==> flow/design.v <==
`timescale 1ns/10ps
module MBF(CLK, RESET, IN_VALID, IN_DATA, X_DATA, Y_DATA, OUT_VALID);
input   CLK;
input   RESET;
input   IN_VALID;
input       [12:0]  IN_DATA;
output  reg [12:0]  X_DATA;
output  reg [12:0]  Y_DATA;
output  reg         OUT_VALID;
reg [5:0] data_cnt;
reg [12:0] s[0:10];
reg [12:0] in_data;
reg [33:0] y_h[0:11];
reg [33:0] y_l[0:11];
wire [17:0] H0, H1, H2, H3, H4, H5, H6, H7, H8, H9, H10, H11;
wire [17:0] L0, L1, L2, L3, L4, L5, L6, L7, L8, L9, L10, L11;
assign H0 = 18'd110592;
assign H1 = 18'd77824;
assign H2 = 18'd20480;
assign H3 = 18'd36864;
assign H4 = 18'd86016;
assign H5 = 18'd69632;
assign H6 = 18'd65536;
assign H7 = 18'd77824;
assign H8 = 18'd45056;
assign H9 = 18'd49152;
assign H10 = 18'd65536;
assign H11 = 18'd126976;
assign L0 = 18'd57344;
assign L1 = 18'd16384;
assign L2 = 18'd12288;
assign L3 = 18'd4096;
assign L4 = 18'd65536;
assign L5 = 18'd57344;
assign L6 = 18'd114688;
assign L7 = 18'd65536;
assign L8 = 18'd126976;
assign L9 = 18'd114688;
assign L10 = 18'd126976;
assign L11 = 18'd69632;
always@(posedge RESET or posedge CLK)
begin
    if (RESET) begin
        in_data <= 13'b0;
        s[0] <= 13'b0;
		s[1] <= 13'b0;
		s[2] <= 13'b0;
		s[3] <= 13'b0;
		s[4] <= 13'b0;
		s[5] <= 13'b0;	
		s[6] <= 13'b0;
		s[7] <= 13'b0;
		s[8] <= 13'b0;
		s[9] <= 13'b0;
		s[10] <= 13'b0;
 		y_h[0] <= 34'b0;
		y_h[1] <= 34'b0;
		y_h[2] <= 34'b0;
		y_h[3] <= 34'b0;
		y_h[4] <= 34'b0;
		y_h[5] <= 34'b0;	
		y_h[6] <= 34'b0;
		y_h[7] <= 34'b0;
		y_h[8] <= 34'b0;
		y_h[9] <= 34'b0;
		y_h[10] <= 34'b0;
		y_h[11] <= 34'b0;
		y_l[0] <= 34'b0;
		y_l[1] <= 34'b0;
		y_l[2] <= 34'b0;
		y_l[3] <= 34'b0;
		y_l[4] <= 34'b0;
		y_l[5] <= 34'b0;	
		y_l[6] <= 34'b0;
		y_l[7] <= 34'b0;
		y_l[8] <= 34'b0;
		y_l[9] <= 34'b0;
		y_l[10] <= 34'b0;
		y_l[11] <= 34'b0;
    end else begin
        in_data <= (IN_VALID) ? IN_DATA : 13'b0;
		s[0] <= in_data;
		s[1] <= s[0];
		s[2] <= s[1];
		s[3] <= s[2];
		s[4] <= s[3];
		s[5] <= s[4];
		s[6] <= s[5];
		s[7] <= s[6];
		s[8] <= s[7];
		s[9] <= s[8];
		s[10] <= s[9];
		y_h[0] <= H0 * in_data;
		y_h[1] <= H1 * s[0];
        y_h[2] <= H2 * s[1];
        y_h[3] <= H3 * s[2];
        y_h[4] <= H4 * s[3];
        y_h[5] <= H5 * s[4];
        y_h[6] <= H6 * s[5];
        y_h[7] <= H7 * s[6];
        y_h[8] <= H8 * s[7];
        y_h[9] <= H9 * s[8];
        y_h[10] <= H10 * s[9];
        y_h[11] <= H11 * s[10];
		y_l[0] <= L0 * in_data;
		y_l[1] <= L1 * s[0];
        y_l[2] <= L2 * s[1];
        y_l[3] <= L3 * s[2];
        y_l[4] <= L4 * s[3];
        y_l[5] <= L5 * s[4];
        y_l[6] <= L6 * s[5];
        y_l[7] <= L7 * s[6];
        y_l[8] <= L8 * s[7];
        y_l[9] <= L9 * s[8];
        y_l[10] <= L10 * s[9];
        y_l[11] <= L11 * s[10];
    end
end
reg [12:0] fk_x;
reg [12:0] fk_y;
always @ (posedge RESET or posedge CLK)
begin
	if (RESET) begin
		X_DATA <= 13'b0;
		Y_DATA <= 13'b0;
		fk_x <= 13'b0;
		fk_y <= 13'b0;
		OUT_VALID <= 1'b0;
	end else begin
		fk_y <= (((y_h[0] + y_h[1] + y_h[2] + y_h[3] + y_h[4] + y_h[5] + y_h[6] + y_h[7] + y_h[8] + y_h[9] + y_h[10] + y_h[11]) >> 20) & 14'd1) ? 
				(((y_h[0] + y_h[1] + y_h[2] + y_h[3] + y_h[4] + y_h[5] + y_h[6] + y_h[7] + y_h[8] + y_h[9] + y_h[10] + y_h[11]) >> 20) + 1'b1) >> 1 :
				((y_h[0] + y_h[1] + y_h[2] + y_h[3] + y_h[4] + y_h[5] + y_h[6] + y_h[7] + y_h[8] + y_h[9] + y_h[10] + y_h[11]) >> 21);
		fk_x <= (((y_l[0] + y_l[1] + y_l[2] + y_l[3] + y_l[4] + y_l[5] + y_l[6] + y_l[7] + y_l[8] + y_l[9] + y_l[10] + y_l[11]) >> 20) & 14'd1) ? 
				(((y_l[0] + y_l[1] + y_l[2] + y_l[3] + y_l[4] + y_l[5] + y_l[6] + y_l[7] + y_l[8] + y_l[9] + y_l[10] + y_l[11]) >> 20) + 1'b1) >> 1 :
				((y_l[0] + y_l[1] + y_l[2] + y_l[3] + y_l[4] + y_l[5] + y_l[6] + y_l[7] + y_l[8] + y_l[9] + y_l[10] + y_l[11]) >> 21);
		X_DATA <= fk_x;
		Y_DATA <= fk_y;
		OUT_VALID <= (fk_x) ? 1'b1 : 1'b0;
	end
end
endmodule
# From RTL to reports: MBF
# Tool output for the design above before and after an edit, in the order of the flow.
# Lines under "orig" count in the file above, lines under "edited" in the edited file.
# "delta" is "edited" less "orig", of the values as shown; "rel_change_pct" is that difference over "orig", in percent.
# Cell names lack the library's common part.
# A cell with - has no value.
dict set report inputs {
  top_module {MBF}
  clock {CLK}
  library {sky130hd}
  pvt_corner {tt_025C_1v80}
}

# Diff
# Unified diff, file above to edited file.
# The edited RTL no longer does the same as the RTL above: the edit was made by script, with no optimisation intended.
# begin of diff
@@ -9,5 +9,5 @@
 output  reg         OUT_VALID;
 reg [5:0] data_cnt;
-reg [12:0] s[0:10];
+reg [9:0] s[0:10];
 reg [12:0] in_data;
 reg [33:0] y_h[0:11];
# end of diff

# Word-level counts
# Source: Yosys, flattened and elaborated. Widths are those after wreduce; folded enables and synchronous resets count as part of the registers. Registers that Yosys merges into a memory's read port (data or address) are not register bits. Print and check cells do not count.
# item orig edited delta rel_change_pct
set word_totals {}
lappend word_totals {register_bits 675 624 -51 -7.56}
lappend word_totals {latchBits 0 0 0 -}
lappend word_totals {mem_bits_rw 0 0 0 -}
lappend word_totals {mem_bits_ro 0 0 0 -}
lappend word_totals {clocked_rd_ports_x_width 0 0 0 -}
lappend word_totals {mem_count 0 0 0 -}
lappend word_totals {input_bits 16 16 0 0.00}
lappend word_totals {output_inout_bits 27 27 0 0.00}
lappend word_totals {word_cells 88 88 0 0.00}
# item orig edited delta rel_change_pct
set op_classes {}
lappend op_classes {addsub 24 24 0 0.00}
lappend op_classes {n_mul 18 18 0 0.00}
lappend op_classes {n_div 0 0 0 -}
lappend op_classes {compare 0 0 0 -}
lappend op_classes {n_eq 0 0 0 -}
lappend op_classes {shift 0 0 0 -}
lappend op_classes {mux 4 4 0 0.00}
lappend op_classes {logic 0 0 0 -}
lappend op_classes {n_reduce_logical 1 1 0 0.00}
# cell orig edited delta rel_change_pct
set op_table {}
lappend op_table {{5-bit by 13-bit multiplier with 18-bit output with constant A} 9 1 -8 -88.89}
lappend op_table {{5-bit by 10-bit multiplier with 15-bit output with constant A} 0 8 8 -}
lappend op_table {{3-bit by 13-bit multiplier with 16-bit output with constant A} 5 1 -4 -80.00}
lappend op_table {{34-bit by 29-bit adder with 34-bit output} 4 0 -4 -100.00}
lappend op_table {{34-bit by 26-bit adder with 34-bit output} 0 4 4 -}
lappend op_table {{3-bit by 10-bit multiplier with 13-bit output with constant A} 0 4 4 -}
lappend op_table {{2-bit by 13-bit multiplier with 15-bit output with constant A} 2 0 -2 -100.00}
lappend op_table {{4-bit by 13-bit multiplier with 17-bit output with constant A} 2 0 -2 -100.00}
lappend op_table {{2-bit by 10-bit multiplier with 12-bit output with constant A} 0 2 2 -}
lappend op_table {{4-bit by 10-bit multiplier with 14-bit output with constant A} 0 2 2 -}
lappend op_table {{34-bit by 25-bit adder with 34-bit output} 1 0 -1 -100.00}
lappend op_table {{34-bit by 27-bit adder with 34-bit output} 1 0 -1 -100.00}
lappend op_table {{34-bit by 22-bit adder with 34-bit output} 0 1 1 -}
lappend op_table {{34-bit by 24-bit adder with 34-bit output} 0 1 1 -}
lappend op_table {{34-bit adder} 16 16 0 0.00}
lappend op_table {{13-bit 2-to-1 mux} 3 3 0 0.00}
lappend op_table {{14-bit by 1-bit adder with 14-bit output with constant B} 2 2 0 0.00}
lappend op_table {{1-bit 2-to-1 mux} 1 1 0 0.00}
lappend op_table {{13-bit nonzero test} 1 1 0 0.00}

# Logic depth
# Yosys ltp: most cells in a row. Word level: on the elaborated netlist, between registers, memories and ports. Mapped: between sequential cells and ports; inverters and the memories' decode and read muxes count.
# item orig edited delta rel_change_pct
set depth {}
lappend depth {depth_word 13 13 0 0.00}
lappend depth {ABC_AREA 0 0 - -}
lappend depth {mapped_depth 23 22 -1 -4.35}
lappend depth {mapped_depth_nobuf 23 21 -2 -8.70}

# Mapped cells and area
# Yosys stat after the flow's synthesis: flattened, memories mapped to cells. It holds for the ABC_AREA given above (unset counts as 0); a run with the other value may have another netlist.
# item orig edited delta rel_change_pct
set mapped {}
lappend mapped {cells 3281 2670 -611 -18.62}
lappend mapped {synth_area_mm2 0.0379189 0.031001 -0.0069179 -18.24}
lappend mapped {sequential_area_mm2 0.0122117 0.0100847 -0.0021270 -17.42}
lappend mapped {ff_cells 488 403 -85 -17.42}
# cell orig edited delta rel_change_pct
set types {}
lappend types {inv_1 794 644 -150 -18.89}
lappend types {fa_1 515 410 -105 -20.39}
lappend types {dfrtp_1 488 403 -85 -17.42}
lappend types {ha_1 464 394 -70 -15.09}
lappend types {o21ai_0 91 39 -52 -57.14}
lappend types {xnor2_1 188 148 -40 -21.28}
lappend types {nor2_1 119 82 -37 -31.09}
lappend types {nand2_1 73 45 -28 -38.36}
lappend types {nor3_1 31 18 -13 -41.94}
lappend types {a21boi_0 15 3 -12 -80.00}
lappend types {xor2_1 56 45 -11 -19.64}
lappend types {o21a_1 16 5 -11 -68.75}
lappend types {o41ai_1 11 0 -11 -100.00}
lappend types {nor2b_1 32 22 -10 -31.25}
lappend types {a21oi_1 134 125 -9 -6.72}
lappend types {nand3_1 17 26 9 52.94}
lappend types {o2111ai_1 2 10 8 400.00}
lappend types {or2_2 2 9 7 350.00}
# Not every row of either side is listed.

# Worst setup path after synthesis
# Source: OpenSTA report_checks on the synthesized netlist (no wires, ideal clock, input and output delay 20% of the period each), path of least setup slack; recovery checks are left aside. Register names are those of the netlist, which keeps one name where synthesis merged equal registers.
# item orig edited delta rel_change_pct
set synth_timing {}
lappend synth_timing {kind {register to register} {register to register} - -}
lappend synth_timing {from {reg (no name shown)} {reg (no name shown)} - -}
lappend synth_timing {to {reg fk_y[11]} {reg fk_x[9]} - -}
lappend synth_timing {period_ns 7.0 7.0 0.0 0.00}
lappend synth_timing {setup_ns 0.123 0.123 0.000 -}
lappend synth_timing {t_first_pin_ns 0.000 0.000 0.000 -}
lappend synth_timing {t_arrival_ns 5.787 5.430 -0.357 -6.17}
lappend synth_timing {t_required_ns 6.877 6.877 0.000 0.00}
lappend synth_timing {setup_slack_ns 1.090 1.447 0.357 -}
lappend synth_timing {path_delay_ns 5.910 5.553 -0.357 -6.04}
lappend synth_timing {driving_pins 22 21 -1 -4.55}
lappend synth_timing {path_buffers 0 1 1 -}
lappend synth_timing {period_less_setup_slack_ns 5.91 5.553 -0.357 -6.04}
# "path_delay_ns" is the arrival time less input delay plus setup time.
# "driving_pins": output pins that drive a net of the path, with the launching flip-flop's if there is one; two outputs of one cell count as two.
# "period_less_setup_slack_ns" is the clock period less the worst setup slack; recovery checks do not enter. This is arithmetic on one report: input and output delays are still those of the set period (20% each).
dict set report synth_between_orig {
  path_cell_list {dfrtp_1 -> fa_1 -> inv_1 -> fa_1 -> inv_1 -> fa_1 -> fa_1 -> fa_1 -> ha_1 -> a2111o_1 -> a21oi_4 -> nor2_4 -> a21oi_1 -> xnor2_1 -> ha_1 -> nand3_1 -> nand4b_1 -> nor4_2 -> nand3b_1 -> nor4b_2 -> a211oi_2 -> xnor2_1}
}
# item line_no
set synth_lines_orig {}
lappend synth_lines_orig {{to (assign)} 127} ;# fk_y <= 13'b0;
lappend synth_lines_orig {{to (assign)} 130} ;# fk_y <= (((y_h[0] + y_h[1] + y_h[2] + y_h[3] + y_h[4] + y_h[5] + y_h[6] + y_h[7] + y_h[8] + y_h[9] + y_h[10] + ...
lappend synth_lines_orig {{to (decl)} 120} ;# reg [12:0] fk_y;
# orig: Chain of elaborated cells between the ends: none given.
dict set report synth_between_edited {
  path_cell_list {dfrtp_1 -> inv_1 -> fa_1 -> fa_1 -> inv_1 -> fa_1 -> fa_1 -> inv_1 -> fa_1 -> inv_1 -> ha_1 -> clkbuf_1 -> a21o_1 -> a21o_1 -> a21oi_2 -> o31ai_4 -> or4_1 -> a21oi_1 -> o31a_1 -> nor3_2 -> xnor2_1}
}
# item line_no
set synth_lines_edited {}
lappend synth_lines_edited {{to (assign)} 126} ;# fk_x <= 13'b0;
lappend synth_lines_edited {{to (assign)} 133} ;# fk_x <= (((y_l[0] + y_l[1] + y_l[2] + y_l[3] + y_l[4] + y_l[5] + y_l[6] + y_l[7] + y_l[8] + y_l[9] + y_l[10] + ...
lappend synth_lines_edited {{to (decl)} 119} ;# reg [12:0] fk_x;
# edited: Chain of elaborated cells between the ends: none given.

# Worst path after layout
# From the final timing report of the runs of pair A: the path of least setup slack in the routed layout; clock arrival at registers is part of the times.
# item orig edited delta rel_change_pct
set layout_timing {}
lappend layout_timing {kind {register to register} {register to register} - -}
lappend layout_timing {from {reg (no name shown)} {reg (no name shown)} - -}
lappend layout_timing {to {reg fk_y[11]} {reg fk_x[10]} - -}
lappend layout_timing {period_ns 7.0 7.0 0.0 0.00}
lappend layout_timing {setup_ns 0.12 0.13 0.01 -}
lappend layout_timing {t_first_pin_ns 0.62 0.57 -0.05 -8.06}
lappend layout_timing {t_arrival_ns 7.12 6.67 -0.45 -6.32}
lappend layout_timing {t_required_ns 7.50 7.45 -0.05 -0.67}
lappend layout_timing {setup_slack_ns 0.38 0.78 0.40 -}
lappend layout_timing {driving_pins 22 18 -4 -18.18}
lappend layout_timing {path_buffers 0 0 0 -}
dict set report layout_between_orig {
  path_cell_list {dfrtp_1 -> fa_1 -> inv_1 -> fa_1 -> inv_1 -> fa_1 -> fa_1 -> fa_1 -> ha_1 -> a2111o_1 -> a21oi_4 -> nor2_4 -> a21oi_1 -> xnor2_1 -> ha_1 -> nand3_1 -> nand4b_1 -> nor4_4 -> nand3b_1 -> nor4b_2 -> a211oi_2 -> xnor2_1}
}
# item line_no
set layout_lines_orig {}
lappend layout_lines_orig {{to (assign)} 127} ;# fk_y <= 13'b0;
lappend layout_lines_orig {{to (assign)} 130} ;# fk_y <= (((y_h[0] + y_h[1] + y_h[2] + y_h[3] + y_h[4] + y_h[5] + y_h[6] + y_h[7] + y_h[8] + y_h[9] + y_h[10] + ...
lappend layout_lines_orig {{to (decl)} 120} ;# reg [12:0] fk_y;
# orig: Chain of elaborated cells between the ends: none given.
dict set report layout_between_edited {
  path_cell_list {dfrtp_1 -> inv_1 -> fa_1 -> inv_1 -> fa_1 -> fa_1 -> fa_1 -> fa_1 -> ha_1 -> a211oi_1 -> nor4_2 -> nor3_2 -> o31ai_4 -> or4_1 -> a21oi_1 -> nor2_1 -> a21oi_1 -> o31ai_1}
}
# item line_no
set layout_lines_edited {}
lappend layout_lines_edited {{to (assign)} 126} ;# fk_x <= 13'b0;
lappend layout_lines_edited {{to (assign)} 133} ;# fk_x <= (((y_l[0] + y_l[1] + y_l[2] + y_l[3] + y_l[4] + y_l[5] + y_l[6] + y_l[7] + y_l[8] + y_l[9] + y_l[10] + ...
lappend layout_lines_edited {{to (decl)} 119} ;# reg [12:0] fk_x;
# edited: Chain of elaborated cells between the ends: none given.

# Measured runs
# Both versions went through the flow (Yosys, OpenROAD) with the same settings in each pair. Constraints: input delay and output delay 20% of the set period each, output load 0.01 pF.
dict set report flow_settings_pair_A {
  CORE_UTILIZATION 40
  period_ns 7.0
  CAP_MARGIN 20
  CORE_MARGIN 2
  SLEW_MARGIN 20
}
# item orig edited delta rel_change_pct
set measured_pair_A {}
lappend measured_pair_A {ys_area_mm2 0.0379189 0.031001 -0.0069179 -18.24}
lappend measured_pair_A {total_die_area_mm2 0.0972754 0.0797441 -0.0175313 -18.02}
lappend measured_pair_A {cell_area_final_mm2 0.0421204 0.0343354 -0.0077850 -18.48}
lappend measured_pair_A {worst_setup_slack_ns 0.380 0.784 0.404 -}
lappend measured_pair_A {setupTns_ns 0.000 0.000 0.000 -}
lappend measured_pair_A {timing.hold.ws_ns 0.345 0.345 0.000 -}
lappend measured_pair_A {period_less_ws_ns 6.620 6.216 -0.404 -6.10}
dict set report flow_settings_pair_B {
  ABC_AREA 0
  CAP_MARGIN 40
  CORE_MARGIN 5
  CORE_UTILIZATION 56
  CTS_CLUSTER_DIAMETER 216
  GPL_ROUTABILITY_DRIVEN 1
  MAX_ROUTING_LAYER {met5}
  MIN_ROUTING_LAYER {met2}
  PLACE_DENSITY_LB_ADDON 0.06
  SLEW_MARGIN 10
  period_ns 9.59
}
# item orig edited delta rel_change_pct
set measured_pair_B {}
lappend measured_pair_B {ys_area_mm2 0.0379189 0.031001 -0.0069179 -18.24}
lappend measured_pair_B {total_die_area_mm2 0.0730161 0.0601647 -0.0128514 -17.60}
lappend measured_pair_B {cell_area_final_mm2 0.041496 0.0342316 -0.0072644 -17.51}
lappend measured_pair_B {worst_setup_slack_ns 2.544 3.369 0.825 -}
lappend measured_pair_B {setupTns_ns 0.000 0.000 0.000 -}
lappend measured_pair_B {timing.hold.ws_ns 0.347 0.345 -0.002 -}
lappend measured_pair_B {period_less_ws_ns 7.046 6.221 -0.825 -11.71}
# "period_less_ws_ns" = clock period - worst setup slack. The figure is calculated, with input and output delays left at 20% of the set period.
